==> flow/design.v <==
`timescale 1ns/1ps
module top(
	input clk,
	input rst,
	input valid,
	input dir,
	input signed [31:0] n,
	output [31:0] zeroCount,
	output signed [31:0] xOut
);
	reg signed [31:0] xReg;
	wire signed [31:0] xNext;
	always @(posedge clk or posedge rst)begin
		if(rst) xReg<=32'sd50;
		else if(valid) xReg<=xNext;
	end
	assign xOut=xReg;
	wire signed[31:0] signedN;
	assign signedN=dir? n: -n;
	wire signed [31:0] addOut;
	wire signed [31:0] modOut;
	wire signed [31:0] normOut;
	wire zeroHit;
	adder uAdd(.a(xReg), .b(signedN), .sum(addOut));
	modulo uMod(.in(addOut), .out(modOut));
	normalize uNorm(.in(modOut), .out(normOut));
	comparator uCmp(.in(normOut), .zero(zeroHit));
	assign xNext=normOut;
	counter uCnt(
		.clk(clk),
		.rst(rst),
		.inc(valid&zeroHit),
		.count(zeroCount)
	);
endmodule
module adder(
	input signed [31:0] a,
	input signed [31:0] b,
	output signed [31:0] sum
);
	assign sum=a+b;
endmodule
module modulo(
	input signed [31:0] in,
	output signed [31:0] out
);
	assign out=in%100;
endmodule
module normalize(
	input signed [31:0] in,
	output signed [31:0] out
);
	assign out=(in<0)? (in+100): in;
endmodule
module comparator(
	input signed [31:0] in,
	output zero
);
	assign zero = (in==0);
endmodule
module counter(
	input clk,
	input rst,
	input inc,
	output reg [31:0] count
);
	always @(posedge clk or posedge rst)begin
		if(rst) count<=32'd0;
		else if(inc) count<=count+1;
	end
endmodule
# From RTL to reports: top
# What the tools print for top, step after step.
# Lines are those of the file above, counted from 1.
# Operators carry their Yosys type and port widths (W data, S select, Z words).
# Library cell names are shortened.
# A cell with - has no value.
dict set report setup {
  top {top}
  clock_port {clk}
  lib {sky130hd}
  pvt_corner {tt_025C_1v80}
}

# Elaborated design
# Source: Yosys, flattened and elaborated, memories not mapped. Widths are those after wreduce; folded enables and synchronous resets count as part of the registers. Registers that Yosys merges into a memory's read port (data or address) are not register bits. Print and check cells do not count. Equal cells are merged and count once.
dict set report bits {
  output_inout_bits 64
  ff_bits 64
  elab_cells 12
  inputBits 36
}
dict set report classes {
  logic 1
  mux 2
  div 1
  cmp 1
  reduce_and_logical 1
  addsub 4
}
# op count
set ops {}
lappend ops {{$mod A32 B8 Y32 const B} 1}
lappend ops {{$mux W32} 2}
lappend ops {{$add A32 B1 Y32 const B} 1}
lappend ops {{$lt A32 B1 Y1 const B} 1}
lappend ops {{$add A32 B32 Y32} 1}
lappend ops {{$add A32 B8 Y32 const B} 1}
lappend ops {{$neg A32 Y32} 1}
lappend ops {{$logic_not A32 Y1} 1}
lappend ops {{$and A1 B1 Y1} 1}

# Depth
# Yosys ltp: most cells in a row. Word level: on the elaborated netlist, between registers, memories and ports. Mapped: between sequential cells and ports; inverters and the memories' decode and read muxes count.
dict set report logic_depth {
  word_depth 8
  ABC_AREA 0
  depth_mapped 93
  mapped_depth_nobuf 82
}

# Synthesis result
# Source: synth_stat.txt of the flow (Yosys; design flattened, memories mapped). It holds for the ABC_AREA given above (unset counts as 0); a run with the other value may have another netlist.
dict set report synth_totals {
  cells 1730
  yosys_area_mm2 0.0136356
  ffs 64
  buffers 67
}
# cell count
set by_type {}
lappend by_type {dfrtp_1 61}
lappend by_type {a2111oi_4 33}
lappend by_type {xor2_1 88}
lappend by_type {nor2_1 203}
lappend by_type {xnor2_1 68}
lappend by_type {a21oi_1 113}
lappend by_type {nand2_1 131}
lappend by_type {ha_1 39}
lappend by_type {o21ai_0 69}
lappend by_type {nand3_1 58}
lappend by_type {nor3_1 54}
lappend by_type {nand4_1 40}
lappend by_type {a21o_1 30}
lappend by_type {mux2_2 20}
lappend by_type {a31oi_1 34}
lappend by_type {and3_1 33}
lappend by_type {o211ai_1 27}
lappend by_type {and2_1 29}
# Other cell types: 123; their cells: 600.
# The figures by module come from a second, unflattened synthesis with its own total; it is not the netlist above.
dict set report hier_totals {
  hier_cells 1786
  hier_area_mm2 0.0138758
}
# Rows give one instance, submodules left out.
# module cells n_inst mod_area_mm2
set by_module {}
lappend by_module {modulo 1105 1 0.0076148}
lappend by_module {adder 275 1 0.0020457}
lappend by_module {top 184 1 0.0019744}
lappend by_module {counter 126 1 0.0015102}
lappend by_module {normalize 85 1 0.0006581}
lappend by_module {comparator 11 1 0.0000726}

# Path before layout
# Source: OpenSTA report_checks on the synthesized netlist (no wires, ideal clock, input and output delay 20% of the period each), path of least setup slack; recovery checks are left aside. Register names are those of the netlist, which keeps one name where synthesis merged equal registers.
dict set report synth_timing {
  path_type {input -> register}
  from {input n[12]}
  to {register uCnt.count[10]}
  delay_ns 20.638
  in_delay_ns 6.800
  arrival_ns 27.303
  setup_ns 0.135
  path_stages 83
  launch_ns 6.800
  tclk_ns 34.0
  slack_ns 6.562
  period_less_setup_slack_ns 27.438
}
# "delay_ns" = arrival - input delay + setup time.
# "path_stages": output pins that drive a net of the path, with the launching flip-flop's if there is one; two outputs of one cell count as two.
# "period_less_setup_slack_ns" = period - worst setup slack (recovery checks aside). The figure is calculated, with input and output delays left at 20% of the set period.
# The rows between start and end are the longest chain of elaborated cells between them; the timing report does not say that the signal goes this way. Where chains are equally long, one stands for them.
# A line is the first line of the expression or statement that the cell stems from. Yosys adds cells for indexed reads and writes and turns some case tables into memories.
dict set report synth_via {
  path_cell_list {or4_1 or4_1 nor2b_1 nor3b_1 a21o_1 o21ai_0 xor2_1 ha_1 clkbuf_1 a21o_1 a2111oi_0 a21oi_1 a21oi_1 xor2_1 nand4b_1 a2111oi_4 a221oi_4 maj3_2 [47 not listed] maj3_1 xnor2_1 a21o_1 or4_1 and4_1 buf_4 o211ai_2 nand2_1 o221a_2 o21a_1 or2_1 ha_1 a21oi_1 mux2_2 o21ai_4 buf_6 a2111oi_4 xor2_1}
  elab_chain_len 8
  cells_between 9
  cone_classes {add/sub (3); div (1); compare (1); mux (2); logic (1); reduce/logical (1)}
}
# element line_no
set synth_lines {}
lappend synth_lines {{start, declared} 7} ;# input signed [31:0] n,
lappend synth_lines {{$neg A32 Y32} 19} ;# assign signedN=dir? n: -n;
lappend synth_lines {{$mux W32} 19}
lappend synth_lines {{$add A32 B32 Y32} 41} ;# assign sum=a+b;
lappend synth_lines {{$mod A32 B8 Y32} 47} ;# assign out=in%100;
lappend synth_lines {{$add A32 B8 Y32} 53} ;# assign out=(in<0)? (in+100): in;
lappend synth_lines {{$mux W32} 53}
lappend synth_lines {{$logic_not A32 Y1} 59} ;# assign zero = (in==0);
lappend synth_lines {{$and A1 B1 Y1} 32} ;# .inc(valid&zeroHit),
lappend synth_lines {{end, assigned} 68} ;# if(rst) count<=32'd0;
lappend synth_lines {{end, assigned} 69} ;# else if(inc) count<=count+1;
lappend synth_lines {{end, declared} 65} ;# output reg [31:0] count

# Worst path after layout
# Path of least setup slack in the final report of job 2 (OpenROAD, finished layout, wires in). Where an end is a register, its clock arrival counts in the times.
dict set report layout_timing {
  path_type {input -> register}
  from {input n[5]}
  to {register uCnt.count[1]}
  tclk_ns 34.0
  in_delay_ns 6.80
  arrival_ns 32.39
  setup_ns 0.11
  slack_ns 1.84
  path_stages 80
  launch_ns 6.80
}
# The rows between start and end are the longest chain of elaborated cells between them; the timing report does not say that the signal goes this way. Where chains are equally long, one stands for them.
dict set report layout_via {
  path_cell_list {clkdlybuf4s50_1 or4_4 or4b_4 nor2_1 a21oi_1 xor2_1 ha_1 nand2_1 o21ai_0 nor2_1 a31oi_1 xnor2_1 o21ai_1 nor4_1 a31oi_1 a211oi_2 nand3_1 or4_1 [44 not listed] o21ai_1 maj3_1 xnor2_1 a21o_1 or4_1 and4_1 nand2_1 a21boi_0 o221a_2 o21a_1 or2_1 ha_1 a21oi_1 mux2_2 o21ai_4 buf_4 a211oi_2 mux2_1}
  elab_chain_len 8
  cells_between 9
  cone_classes {add/sub (3); div (1); compare (1); mux (2); logic (1); reduce/logical (1)}
}
# element line_no
set layout_lines {}
lappend layout_lines {{start, declared} 7} ;# input signed [31:0] n,
lappend layout_lines {{$neg A32 Y32} 19} ;# assign signedN=dir? n: -n;
lappend layout_lines {{$mux W32} 19}
lappend layout_lines {{$add A32 B32 Y32} 41} ;# assign sum=a+b;
lappend layout_lines {{$mod A32 B8 Y32} 47} ;# assign out=in%100;
lappend layout_lines {{$add A32 B8 Y32} 53} ;# assign out=(in<0)? (in+100): in;
lappend layout_lines {{$mux W32} 53}
lappend layout_lines {{$logic_not A32 Y1} 59} ;# assign zero = (in==0);
lappend layout_lines {{$and A1 B1 Y1} 32} ;# .inc(valid&zeroHit),
lappend layout_lines {{end, assigned} 68} ;# if(rst) count<=32'd0;
lappend layout_lines {{end, assigned} 69} ;# else if(inc) count<=count+1;
lappend layout_lines {{end, declared} 65} ;# output reg [31:0] count

; Module top, platform sky130hd: 6 stored runs of the flow (Yosys, OpenROAD) with differing settings, in no particular order. Input and output delays are each 20% of the period that was set; the output load is 0.01 pF.
; "period_reached_ns" = clock period - worst setup slack. The figure is calculated, with input and output delays left at 20% of the set period.

[job 1: settings]
ABC_AREA = 0
CAP_MARGIN = 15
CELL_PAD_IN_SITES_DETAIL_PLACEMENT = 2
CORE_ASPECT_RATIO = 1.53
CORE_UTILIZATION = 48
CTS_CLUSTER_SIZE = 39
GPL_ROUTABILITY_DRIVEN = 0
GPL_TIMING_DRIVEN = 1
MAX_ROUTING_LAYER = met4
MIN_ROUTING_LAYER = met2
SETUP_SLACK_MARGIN = 2.38
SLEW_MARGIN = 40
period_ns = 48.2
CORE_MARGIN = 2
[job 1: results]
outcome = unfinished; error DPL-0033 in clock tree synthesis

[job 2: settings]
CAP_MARGIN = 10
CORE_ASPECT_RATIO = 0.94
CORE_MARGIN = 5
CORE_UTILIZATION = 37
CTS_CLUSTER_DIAMETER = 43
GPL_TIMING_DRIVEN = 1
MAX_ROUTING_LAYER = met4
MIN_ROUTING_LAYER = met2
SLEW_MARGIN = 20
TNS_END_PERCENT = 5
period_ns = 34.0
[job 2: results]
worst_hold_slack_ns = 0.488
setup_ws_ns = 1.838
period_reached_ns = 32.162
post_route_util_pct = 42.3
synth_area_mm2 = 0.0136356
final_stdcell_area_mm2 = 0.0154661
tns_setup_ns = 0.000
design_die_area_mm2 = 0.040795

[job 3: settings]
CAP_MARGIN = 25
CTS_CLUSTER_DIAMETER = 274
GPL_TIMING_DRIVEN = 0
MAX_ROUTING_LAYER = met4
period_ns = 34.0
CORE_MARGIN = 2
CORE_UTILIZATION = 40
SLEW_MARGIN = 20
[job 3: results]
worst_hold_slack_ns = 0.483
setup_ws_ns = 2.284
period_reached_ns = 31.716
post_route_util_pct = 46.3
synth_area_mm2 = 0.0136356
final_stdcell_area_mm2 = 0.0155249
tns_setup_ns = 0.000
design_die_area_mm2 = 0.0355813

[job 4: settings]
ABC_AREA = 1
CORE_UTILIZATION = 48
GPL_TIMING_DRIVEN = 0
HOLD_SLACK_MARGIN = 0.29
MAX_ROUTING_LAYER = met4
period_ns = 34.0
CAP_MARGIN = 20
CORE_MARGIN = 2
SLEW_MARGIN = 20
[job 4: results]
worst_hold_slack_ns = 0.517
setup_ws_ns = 9.608
period_reached_ns = 24.392
post_route_util_pct = 55.3
synth_area_mm2 = 0.0130951
final_stdcell_area_mm2 = 0.0148755
tns_setup_ns = 0.000
design_die_area_mm2 = 0.0286185

[job 5: settings]
CORE_UTILIZATION = 40
SETUP_SLACK_MARGIN = 2.69
period_ns = 32.6
CAP_MARGIN = 20
CORE_MARGIN = 2
SLEW_MARGIN = 20
[job 5: results]
worst_hold_slack_ns = 0.490
setup_ws_ns = 3.725
period_reached_ns = 28.875
post_route_util_pct = 48.9
synth_area_mm2 = 0.0136356
final_stdcell_area_mm2 = 0.0164007
tns_setup_ns = 0.000
design_die_area_mm2 = 0.0355813

[job 6: settings]
ABC_AREA = 1
CAP_MARGIN = 15
CELL_PAD_IN_SITES_DETAIL_PLACEMENT = 2
CORE_ASPECT_RATIO = 1.53
CORE_UTILIZATION = 48
CTS_CLUSTER_SIZE = 84
GPL_TIMING_DRIVEN = 0
HOLD_SLACK_MARGIN = 0.29
MAX_ROUTING_LAYER = met4
SETUP_SLACK_MARGIN = 5.0
SLEW_MARGIN = 40
period_ns = 22.4
CORE_MARGIN = 2
[job 6: results]
outcome = unfinished; error DPL-0033 in placement
